==> flow/design.v <==
`timescale 1ns/1ps
module s_axil_register # (
    parameter   S_AXI_ADDR_WIDTH = 6,
                S_AXI_DATA_WIDTH = 32
)
(   
    input                                   ACLK    ,
    input                                   ARESET  ,
    input   [S_AXI_ADDR_WIDTH-1 : 0]        AWADDR  ,
    input                                   AWVALID ,
    output                                  AWREADY ,
    input   [S_AXI_DATA_WIDTH-1 : 0]        WDATA   ,
    input                                   WVALID  ,
    output                                  WREADY  ,
    input   [S_AXI_DATA_WIDTH/8-1 : 0]      WSTRB   ,
    output  [1 : 0]                         BRESP   ,
    output                                  BVALID  ,
    input                                   BREADY  ,
    input   [S_AXI_ADDR_WIDTH-1 : 0]        ARADDR  ,
    input                                   ARVALID ,
    output                                  ARREADY ,
    output  [S_AXI_DATA_WIDTH-1 : 0]        RDATA   ,
    output  [1 : 0]                         RRESP   ,
    output                                  RVALID  ,
    input                                   RREADY
);  
    localparam  ADDR_REG_0 = 'h00, ADDR_REG_8 = 'h20,
                ADDR_REG_1 = 'h04, ADDR_REG_9 = 'h24,
                ADDR_REG_2 = 'h08, ADDR_REG_A = 'h28,
                ADDR_REG_3 = 'h0C, ADDR_REG_B = 'h2C,
                ADDR_REG_4 = 'h10, ADDR_REG_C = 'h30,
                ADDR_REG_5 = 'h14, ADDR_REG_D = 'h34,
                ADDR_REG_6 = 'h18, ADDR_REG_E = 'h38,
                ADDR_REG_7 = 'h1C, ADDR_REG_F = 'h3C;
    reg     [S_AXI_DATA_WIDTH-1 : 0]    registers [0 : 15];
    localparam  ST_AW_IDLE = 2'd0,       
                ST_AW_PREP = 2'd1,       
                ST_AW_WAIT = 2'd2,       
                ST_AW_DONE = 2'd3;       
    reg     [1 : 0]                     aw_state, aw_next;   
    reg     [S_AXI_ADDR_WIDTH-1 : 0]    aw_reg;              
    wire                                aw_hs;               
    reg                                 aw_hs_flag;          
    wire                                aw_w_hs_flag;        
    always @ (posedge ACLK) begin
        if (ARESET)     aw_state <= ST_AW_IDLE;
        else            aw_state <= aw_next;
    end
    always @ (*) begin
        aw_next = aw_state;
        case (aw_state)
            ST_AW_IDLE : if (AWVALID)       aw_next = ST_AW_PREP; 
                         else               aw_next = ST_AW_IDLE;
            ST_AW_PREP :                    aw_next = ST_AW_WAIT;
            ST_AW_WAIT : if (aw_w_hs_flag)  aw_next = ST_AW_DONE;
                         else               aw_next = ST_AW_WAIT;
            ST_AW_DONE :                    aw_next = ST_AW_IDLE;
            default    :                    aw_next = ST_AW_IDLE;
        endcase
    end
    assign aw_hs   = (AWVALID & AWREADY);        
    assign AWREADY = (aw_state == ST_AW_IDLE);   
    always @ (posedge ACLK) begin
        if      (ARESET)        aw_reg <= 'h0;
        else if (aw_hs)         aw_reg <= AWADDR;
    end
    always @ (posedge ACLK) begin
        if      (ARESET)                    aw_hs_flag <= 1'b0;
        else if (aw_hs)                     aw_hs_flag <= 1'b1;
        else if (aw_state == ST_AW_DONE)    aw_hs_flag <= 1'b0;
    end
    localparam  ST_W_IDLE = 3'd0,    
                ST_W_PREP = 3'd1,    
                ST_W_WAIT = 3'd2,    
                ST_W_RESP = 3'd3,    
                ST_W_DONE = 3'd4;    
    reg     [2 : 0]                     w_state, w_next;     
    reg     [S_AXI_DATA_WIDTH-1 : 0]    w_reg;               
    wire    [S_AXI_DATA_WIDTH-1 : 0]    w_mask;              
    reg     [S_AXI_DATA_WIDTH-1 : 0]    w_mask_reg;          
    wire                                w_hs;                
    reg                                 w_hs_flag;           
    always @ (posedge ACLK) begin
        if (ARESET)     w_state <= ST_W_IDLE;
        else            w_state <= w_next;
    end
    always @ (*) begin
        w_next = w_state;
        case (w_state)
            ST_W_IDLE : if (WVALID)         w_next = ST_W_PREP;
                        else                w_next = ST_W_IDLE;
            ST_W_PREP :                     w_next = ST_W_WAIT;
            ST_W_WAIT : if (aw_w_hs_flag)   w_next = ST_W_RESP;
                        else                w_next = ST_W_WAIT;
            ST_W_RESP : if (BREADY)         w_next = ST_W_DONE;
                        else                w_next = ST_W_RESP;
            ST_W_DONE :                     w_next = ST_W_IDLE;
            default   :                     w_next = ST_W_IDLE;
        endcase
    end
    assign w_hs   = (WVALID & WREADY);               
    assign WREADY = (w_state == ST_W_IDLE);          
    assign BVALID = (w_state == ST_W_RESP);          
    assign BRESP  = 2'b00;                           
    assign aw_w_hs_flag = aw_hs_flag & w_hs_flag;    
    assign w_mask  = { {8{WSTRB[3]}}, {8{WSTRB[2]}}, {8{WSTRB[1]}}, {8{WSTRB[0]}} };     
    always @ (posedge ACLK) begin
        if      (ARESET)                w_reg <= 'h0;
        else if (w_hs)                  w_reg <= (WDATA & w_mask);
    end
    always @ (posedge ACLK) begin
        if      (ARESET)                w_mask_reg <= 'h0;
        else if (w_hs)                  w_mask_reg <= w_mask;
    end
    always @ (posedge ACLK) begin
        if      (ARESET)                w_hs_flag <= 1'b0;
        else if (w_hs)                  w_hs_flag <= 1'b1;
        else if (w_state == ST_W_RESP)  w_hs_flag <= 1'b0;
    end
    integer i;
    always @ (posedge ACLK) begin
        if (ARESET) begin
            for (i = 0; i < 16; i = i + 1) registers[i] <= 'h0;
        end
        else if (aw_w_hs_flag) begin
            case (aw_reg)
                ADDR_REG_0 : registers[0]  <= w_reg | (registers[0]  & ~w_mask_reg);
                ADDR_REG_1 : registers[1]  <= w_reg | (registers[1]  & ~w_mask_reg);
                ADDR_REG_2 : registers[2]  <= w_reg | (registers[2]  & ~w_mask_reg);
                ADDR_REG_3 : registers[3]  <= w_reg | (registers[3]  & ~w_mask_reg);
                ADDR_REG_4 : registers[4]  <= w_reg | (registers[4]  & ~w_mask_reg);
                ADDR_REG_5 : registers[5]  <= w_reg | (registers[5]  & ~w_mask_reg);
                ADDR_REG_6 : registers[6]  <= w_reg | (registers[6]  & ~w_mask_reg);
                ADDR_REG_7 : registers[7]  <= w_reg | (registers[7]  & ~w_mask_reg);
                ADDR_REG_8 : registers[8]  <= w_reg | (registers[8]  & ~w_mask_reg);
                ADDR_REG_9 : registers[9]  <= w_reg | (registers[9]  & ~w_mask_reg);
                ADDR_REG_A : registers[10] <= w_reg | (registers[10] & ~w_mask_reg);
                ADDR_REG_B : registers[11] <= w_reg | (registers[11] & ~w_mask_reg);
                ADDR_REG_C : registers[12] <= w_reg | (registers[12] & ~w_mask_reg);
                ADDR_REG_D : registers[13] <= w_reg | (registers[13] & ~w_mask_reg);
                ADDR_REG_E : registers[14] <= w_reg | (registers[14] & ~w_mask_reg);
                ADDR_REG_F : registers[15] <= w_reg | (registers[15] & ~w_mask_reg);
            endcase
        end
    end
    localparam  ST_R_IDLE = 2'd0,    
                ST_R_PREP = 2'd1,    
                ST_R_DATA = 2'd2,    
                ST_R_DONE = 2'd3;    
    reg     [1 : 0]                     r_state, r_next;     
    reg     [S_AXI_ADDR_WIDTH-1 : 0]    ar_reg;              
    wire                                ar_hs;               
    reg     [S_AXI_DATA_WIDTH-1 : 0]    r_reg;               
    always @ (posedge ACLK) begin
        if (ARESET)     r_state <= ST_R_IDLE;
        else            r_state <= r_next;
    end
    always @ (*) begin
        r_next = r_state;
        case (r_state)
            ST_R_IDLE : if (ARVALID)    r_next = ST_R_PREP;
                        else            r_next = ST_R_IDLE;
            ST_R_PREP :                 r_next = ST_R_DATA;
            ST_R_DATA : if (RREADY)     r_next = ST_R_DONE;
                        else            r_next = ST_R_DATA;
            ST_R_DONE :                 r_next = ST_R_IDLE;
            default   :                 r_next = ST_R_IDLE;
        endcase
    end
    assign ar_hs   = (ARREADY & ARVALID);        
    assign ARREADY = (r_state == ST_R_IDLE);     
    assign RVALID  = (r_state == ST_R_DATA);     
    assign RRESP   = 2'b00;                      
    assign RDATA   = r_reg;                      
    always @ (posedge ACLK) begin
        if      (ARESET)    ar_reg <= 'h0;
        else if (ar_hs)     ar_reg <= ARADDR;
    end
    always @ (posedge ACLK) begin
        if (ARESET) 
            r_reg <= 'h0;
        else begin
            case (ar_reg)
                ADDR_REG_0 : r_reg <= registers[0];
                ADDR_REG_1 : r_reg <= registers[1];
                ADDR_REG_2 : r_reg <= registers[2];
                ADDR_REG_3 : r_reg <= registers[3];
                ADDR_REG_4 : r_reg <= registers[4];
                ADDR_REG_5 : r_reg <= registers[5];
                ADDR_REG_6 : r_reg <= registers[6];
                ADDR_REG_7 : r_reg <= registers[7];
                ADDR_REG_8 : r_reg <= registers[8];
                ADDR_REG_9 : r_reg <= registers[9];
                ADDR_REG_A : r_reg <= registers[10];
                ADDR_REG_B : r_reg <= registers[11];
                ADDR_REG_C : r_reg <= registers[12];
                ADDR_REG_D : r_reg <= registers[13];
                ADDR_REG_E : r_reg <= registers[14];
                ADDR_REG_F : r_reg <= registers[15];
            endcase
        end
    end
endmodule
Appendix: tool output

Step by step through the tools: s_axil_register
Tool output for the design above before and after an edit, in the order of the flow. Lines under "original" count in the file above, lines under "edited" in the edited file. "difference" is "edited" less "original", of the values as shown; "relative change" is that difference over "original", in percent. Operators carry their Yosys type and port widths (W data, S select, Z words). Library cell names are shortened. Not given: n/a

Top: s_axil_register. Clock: ACLK. Cell library: sky130hd. Library corner: tt_025C_1v80.

Diff
The edit as a unified diff against the file above. A script made this edit. It was not meant as an optimisation and need not keep what the design does.

```diff
@@ -1,5 +1,5 @@
 `timescale 1ns/1ps
 module s_axil_register # (
-    parameter   S_AXI_ADDR_WIDTH = 6,
+    parameter   S_AXI_ADDR_WIDTH = 5,
                 S_AXI_DATA_WIDTH = 32
 )
```

After elaboration
Yosys after proc, flatten, opt, wreduce and memory -nomap, before mapping. Print and check cells are not counted.

Cells by class: eq/ne operators (original 39, edited 23, difference -16, relative change -41.03%); mux-type cells (original 15, edited 15, difference 0, relative change 0.00%); bitwise logic cells (original 38, edited 22, difference -16, relative change -42.11%); reductions and logical operators (original 24, edited 16, difference -8, relative change -33.33%).

Operators by type and width: $eq A6 B6 Y1 const B (original 16, edited 0, difference -16, relative change -100.00%); $and A32 B32 Y32 (original 17, edited 9, difference -8, relative change -47.06%); $or A32 B32 Y32 (original 16, edited 8, difference -8, relative change -50.00%); $reduce_and A2 Y1 (original 16, edited 8, difference -8, relative change -50.00%); $eq A6 B5 Y1 const B (original 8, edited 0, difference -8, relative change -100.00%); $eq A5 B5 Y1 const B (original 0, edited 8, difference +8); $eq A6 B4 Y1 const B (original 4, edited 0, difference -4, relative change -100.00%); $eq A5 B4 Y1 const B (original 0, edited 4, difference +4); $eq A6 B3 Y1 const B (original 2, edited 0, difference -2, relative change -100.00%); $logic_not A6 Y1 (original 2, edited 0, difference -2, relative change -100.00%); $eq A5 B3 Y1 const B (original 0, edited 2, difference +2); $logic_not A5 Y1 (original 0, edited 2, difference +2); $pmux W32 S16 (original 1, edited 0, difference -1, relative change -100.00%); $reduce_bool A16 Y1 (original 1, edited 0, difference -1, relative change -100.00%); $pmux W32 S8 (original 0, edited 1, difference +1); $reduce_bool A8 Y1 (original 0, edited 1, difference +1); $mux W1 (original 10, edited 10, difference 0, relative change 0.00%); $and A1 B1 Y1 (original 4, edited 4, difference 0, relative change 0.00%); $eq A2 B2 Y1 const B (original 4, edited 4, difference 0, relative change 0.00%); $eq A2 B1 Y1 const B (original 2, edited 2, difference 0, relative change 0.00%); $eq A3 B2 Y1 const B (original 2, edited 2, difference 0, relative change 0.00%); $logic_not A2 Y1 (original 2, edited 2, difference 0, relative change 0.00%); $pmux W2 S4 (original 2, edited 2, difference 0, relative change 0.00%); $reduce_bool A2 Y1 (original 2, edited 2, difference 0, relative change 0.00%); $eq A3 B1 Y1 const B (original 1, edited 1, difference 0, relative change 0.00%); $logic_not A3 Y1 (original 1, edited 1, difference 0, relative change 0.00%); $mux W3 (original 1, edited 1, difference 0, relative change 0.00%); $not A32 Y32 (original 1, edited 1, difference 0, relative change 0.00%); $pmux W3 S4 (original 1, edited 1, difference 0, relative change 0.00%).

Bit counts: register bits (original 622, edited 364, difference -258, relative change -41.48%); output and inout bits (original 41, edited 41, difference 0, relative change 0.00%).

Longest topological paths
Yosys ltp: most cells in a row. Word level: on the elaborated netlist, between registers, memories and ports. Mapped: between sequential cells and ports; inverters and the memories' decode and read muxes count.

Depth: depth after elaboration (original 3, edited 3, difference 0, relative change 0.00%); ABC_AREA (original 0, edited 0); mapped depth (original 8, edited 8, difference 0, relative change 0.00%).

After synthesis
The flow's flattened synthesis, as Yosys stat reports it; memories are mapped. The netlist is that of the ABC_AREA named above (0 if unset); the other value can give another one.

Cell types: a22oi_1 (original 580, edited 274, difference -306, relative change -52.76%); nor2_1 (original 562, edited 289, difference -273, relative change -48.58%); dfxtp_1 (original 607, edited 349, difference -258, relative change -42.50%); clkbuf_1 (original 209, edited 112, difference -97, relative change -46.41%); mux2i_1 (original 45, edited 0, difference -45, relative change -100.00%); nand2_1 (original 151, edited 121, difference -30, relative change -19.87%); mux4_2 (original 27, edited 0, difference -27, relative change -100.00%); o21ai_0 (original 18, edited 35, difference +17, relative change +94.44%); and2_1 (original 3, edited 16, difference +13, relative change +433.33%); a221o_1 (original 1, edited 14, difference +13, relative change +1300.00%); a32o_1 (original 0, edited 13, difference +13); a21oi_1 (original 74, edited 84, difference +10, relative change +13.51%); nor2_2 (original 11, edited 1, difference -10, relative change -90.91%); a211oi_1 (original 10, edited 0, difference -10, relative change -100.00%); and3_1 (original 21, edited 12, difference -9, relative change -42.86%); a221oi_1 (original 18, edited 27, difference +9, relative change +50.00%); a311oi_1 (original 9, edited 0, difference -9, relative change -100.00%); o211ai_1 (original 9, edited 0, difference -9, relative change -100.00%).

The list need not be complete.

Mapped netlist: cell count (original 2654, edited 1577, difference -1077, relative change -40.58%); chip area (Yosys) (mm^2) (original 0.0241319, edited 0.0138082, difference -0.0103237, relative change -42.78%); mapped flip-flops (original 607, edited 349, difference -258, relative change -42.50%); buffer cells (original 272, edited 166, difference -106, relative change -38.97%).

Path before layout
Source: OpenSTA report_checks on the synthesized netlist (no wires, ideal clock, input and output delay 20% of the period each), path of least setup slack; recovery checks are left aside. Register names are those of the netlist, which keeps one name where synthesis merged equal registers.

Timing after synthesis: kind (original flip-flop to flip-flop, edited flip-flop to flip-flop); start (original register ar_reg[5], edited register ar_reg[4]); end (original register r_reg[23], edited register r_reg[12]); period (ns) (original 3.5, edited 3.5, difference 0.0, relative change 0.00%); setup time (ns) (original 0.088, edited 0.132, difference +0.044); launch time at the first pin (ns) (original 0.000, edited 0.000, difference 0.000); arrival time (ns) (original 1.914, edited 1.659, difference -0.255, relative change -13.32%); data required time (ns) (original 3.412, edited 3.368, difference -0.044, relative change -1.29%); slack (ns) (original 1.497, edited 1.709, difference +0.212); path delay (ns) (original 2.002, edited 1.791, difference -0.211, relative change -10.54%); stages on the path (original 9, edited 8, difference -1, relative change -11.11%); period reached after synthesis (ns) (original 2.003, edited 1.791, difference -0.212, relative change -10.58%).

"path delay" = arrival - input delay + setup time. "stages on the path" counts driving pins, that of a launching flip-flop among them; a cell with two outputs on the path counts twice. "period reached after synthesis" = period - worst setup slack (recovery checks aside). The figure is calculated, with input and output delays left at 20% of the set period. The rows between start and end are the longest chain of elaborated cells between them; the timing report does not say that the signal goes this way. Where chains are equally long, one stands for them. A line is the first line of the expression or statement that the cell stems from. Yosys adds cells for indexed reads and writes and turns some case tables into memories. At most two assigning lines are given for a register; there are more.

Between the ends, after synthesis, original:
Cell sequence: dfxtp_1 -> buf_6 -> or4b_1 -> buf_4 -> nor3_4 -> buf_6 -> a22oi_1 -> and3_1 -> a311oi_2. Under cells in the longest elaborated chain stands 2.

Ends and longest elaborated chain, after synthesis, original: start: declaration (RTL line 151) `reg     [S_AXI_ADDR_WIDTH-1 : 0]    ar_reg;`; start: assignment (RTL line 176) `if      (ARESET)    ar_reg <= 'h0;`; start: assignment (RTL line 177) `else if (ar_hs)     ar_reg <= ARADDR;`; $eq A6 B6 Y1 (RTL line 183) `case (ar_reg)`; $pmux W32 S16 (RTL line 183); end: assignment (RTL line 184) `ADDR_REG_0 : r_reg <= registers[0];`; end: assignment (RTL line 185) `ADDR_REG_1 : r_reg <= registers[1];`; end: declaration (RTL line 153) `reg     [S_AXI_DATA_WIDTH-1 : 0]    r_reg;`.

Between the ends, after synthesis, edited:
Cell sequence: dfxtp_1 -> buf_4 -> clkbuf_1 -> mux2_2 -> nand3_1 -> o2bb2ai_1 -> a2111oi_0 -> o21ai_0. Under cells in the longest elaborated chain stands 2.

Ends and longest elaborated chain, after synthesis, edited: start: declaration (RTL line 151) `reg     [S_AXI_ADDR_WIDTH-1 : 0]    ar_reg;`; start: assignment (RTL line 176) `if      (ARESET)    ar_reg <= 'h0;`; start: assignment (RTL line 177) `else if (ar_hs)     ar_reg <= ARADDR;`; $eq A5 B5 Y1 (RTL line 183) `case (ar_reg)`; $pmux W32 S8 (RTL line 183); end: assignment (RTL line 184) `ADDR_REG_0 : r_reg <= registers[0];`; end: assignment (RTL line 185) `ADDR_REG_1 : r_reg <= registers[1];`; end: declaration (RTL line 153) `reg     [S_AXI_DATA_WIDTH-1 : 0]    r_reg;`.

Worst path after layout
Path of least setup slack in the final report of each run of set A (OpenROAD, finished layout, wires in). Where an end is a register, its clock arrival counts in the times.

Timing post-layout: kind (original flip-flop to flip-flop, edited flip-flop to flip-flop); start (original register ar_reg[3], edited register ar_reg[4]); end (original register r_reg[18], edited register r_reg[26]); period (ns) (original 2.96, edited 2.96, difference 0.00, relative change 0.00%); setup time (ns) (original 0.11, edited 0.09, difference -0.02); launch time at the first pin (ns) (original 0.61, edited 0.52, difference -0.09, relative change -14.75%); arrival time (ns) (original 3.07, edited 3.08, difference +0.01, relative change +0.33%); data required time (ns) (original 3.44, edited 3.39, difference -0.05, relative change -1.45%); slack (ns) (original 0.37, edited 0.30, difference -0.07); stages on the path (original 8, edited 7, difference -1, relative change -12.50%).

The rows between start and end are the longest chain of elaborated cells between them; the timing report does not say that the signal goes this way. Where chains are equally long, one stands for them. At most two assigning lines are given for a register; there are more.

Between the ends, post-layout, original:
Cell sequence: dfxtp_4 -> buf_4 -> nor2b_1 -> buf_4 -> and3_1 -> a2111oi_0 -> and3_1 -> o21ai_0. Under cells in the longest elaborated chain stands 2.

Ends and longest elaborated chain, post-layout, original: start: declaration (RTL line 151) `reg     [S_AXI_ADDR_WIDTH-1 : 0]    ar_reg;`; start: assignment (RTL line 176) `if      (ARESET)    ar_reg <= 'h0;`; start: assignment (RTL line 177) `else if (ar_hs)     ar_reg <= ARADDR;`; $eq A6 B6 Y1 (RTL line 183) `case (ar_reg)`; $pmux W32 S16 (RTL line 183); end: assignment (RTL line 184) `ADDR_REG_0 : r_reg <= registers[0];`; end: assignment (RTL line 185) `ADDR_REG_1 : r_reg <= registers[1];`; end: declaration (RTL line 153) `reg     [S_AXI_DATA_WIDTH-1 : 0]    r_reg;`.

Between the ends, post-layout, edited:
Cell sequence: dfxtp_1 -> nor3b_4 -> nor3b_2 -> buf_4 -> a22oi_1 -> and4_1 -> nor4_2. Under cells in the longest elaborated chain stands 2.

Ends and longest elaborated chain, post-layout, edited: start: declaration (RTL line 151) `reg     [S_AXI_ADDR_WIDTH-1 : 0]    ar_reg;`; start: assignment (RTL line 176) `if      (ARESET)    ar_reg <= 'h0;`; start: assignment (RTL line 177) `else if (ar_hs)     ar_reg <= ARADDR;`; $eq A5 B5 Y1 (RTL line 183) `case (ar_reg)`; $pmux W32 S8 (RTL line 183); end: assignment (RTL line 184) `ADDR_REG_0 : r_reg <= registers[0];`; end: assignment (RTL line 185) `ADDR_REG_1 : r_reg <= registers[1];`; end: declaration (RTL line 153) `reg     [S_AXI_DATA_WIDTH-1 : 0]    r_reg;`.

Flow runs
Runs of the flow (Yosys, OpenROAD) on both versions; the two runs of a pair have the same settings. The constraints put input and output delay at 20% of the set period each and load the outputs with 0.01 pF.

Flow settings, set A:
For CORE_UTILIZATION the number is 40. The entry for PLACE_DENSITY reads 0.6. period_ns: 2.96. The entry for CAP_MARGIN reads 20. Under CORE_MARGIN stands 2. Under SLEW_MARGIN stands 20.

Measured results, set A: cell area after synthesis (mm^2) (original 0.0241319, edited 0.0138082, difference -0.0103237, relative change -42.78%); full die area (mm^2) (original 0.0623101, edited 0.0360221, difference -0.0262880, relative change -42.19%); standard-cell area of the final layout (mm^2) (original 0.0283009, edited 0.0162068, difference -0.0120941, relative change -42.73%); utilization after routing (original 0.472, edited 0.473, difference +0.001); smallest setup slack (ns) (original 0.367, edited 0.305, difference -0.062); final setup TNS (ns) (original 0.000, edited 0.000, difference 0.000); smallest hold slack (ns) (original 0.338, edited 0.435, difference +0.097); power consumption (W) (original 0.017958, edited 0.010278, difference -0.007680, relative change -42.77%); clock period reached (ns) (original 2.593, edited 2.655, difference +0.062, relative change +2.39%).

Flow settings, set B:
Under CORE_ASPECT_RATIO stands 0.97. For CORE_UTILIZATION the number is 32. The figure for CTS_CLUSTER_DIAMETER is 188. The figure for HOLD_SLACK_MARGIN is -0.07. The entry for PLACE_DENSITY reads 0.73. period_ns: 3.56. The entry for CAP_MARGIN reads 20. Under CORE_MARGIN stands 2. Under SLEW_MARGIN stands 20.

Measured results, set B: cell area after synthesis (mm^2) (original 0.0241319, edited 0.0138082, difference -0.0103237, relative change -42.78%); full die area (mm^2) (original 0.0776241, edited 0.0448291, difference -0.0327950, relative change -42.25%); standard-cell area of the final layout (mm^2) (original 0.0281983, edited 0.0163219, difference -0.0118764, relative change -42.12%); utilization after routing (original 0.376, edited 0.386, difference +0.010); smallest setup slack (ns) (original 0.727, edited 0.602, difference -0.125); final setup TNS (ns) (original 0.000, edited 0.000, difference 0.000); smallest hold slack (ns) (original 0.420, edited 0.430, difference +0.010); power consumption (W) (original 0.014674, edited 0.008622, difference -0.006052, relative change -41.24%); clock period reached (ns) (original 2.833, edited 2.958, difference +0.125, relative change +4.41%).

"clock period reached" means the clock period less the worst setup slack. The figure is calculated, with input and output delays left at 20% of the set period. By "power consumption" is meant OpenSTA's value without simulated activity: inputs other than the clock are taken to toggle once in ten clock periods, and the tool carries that through the logic.
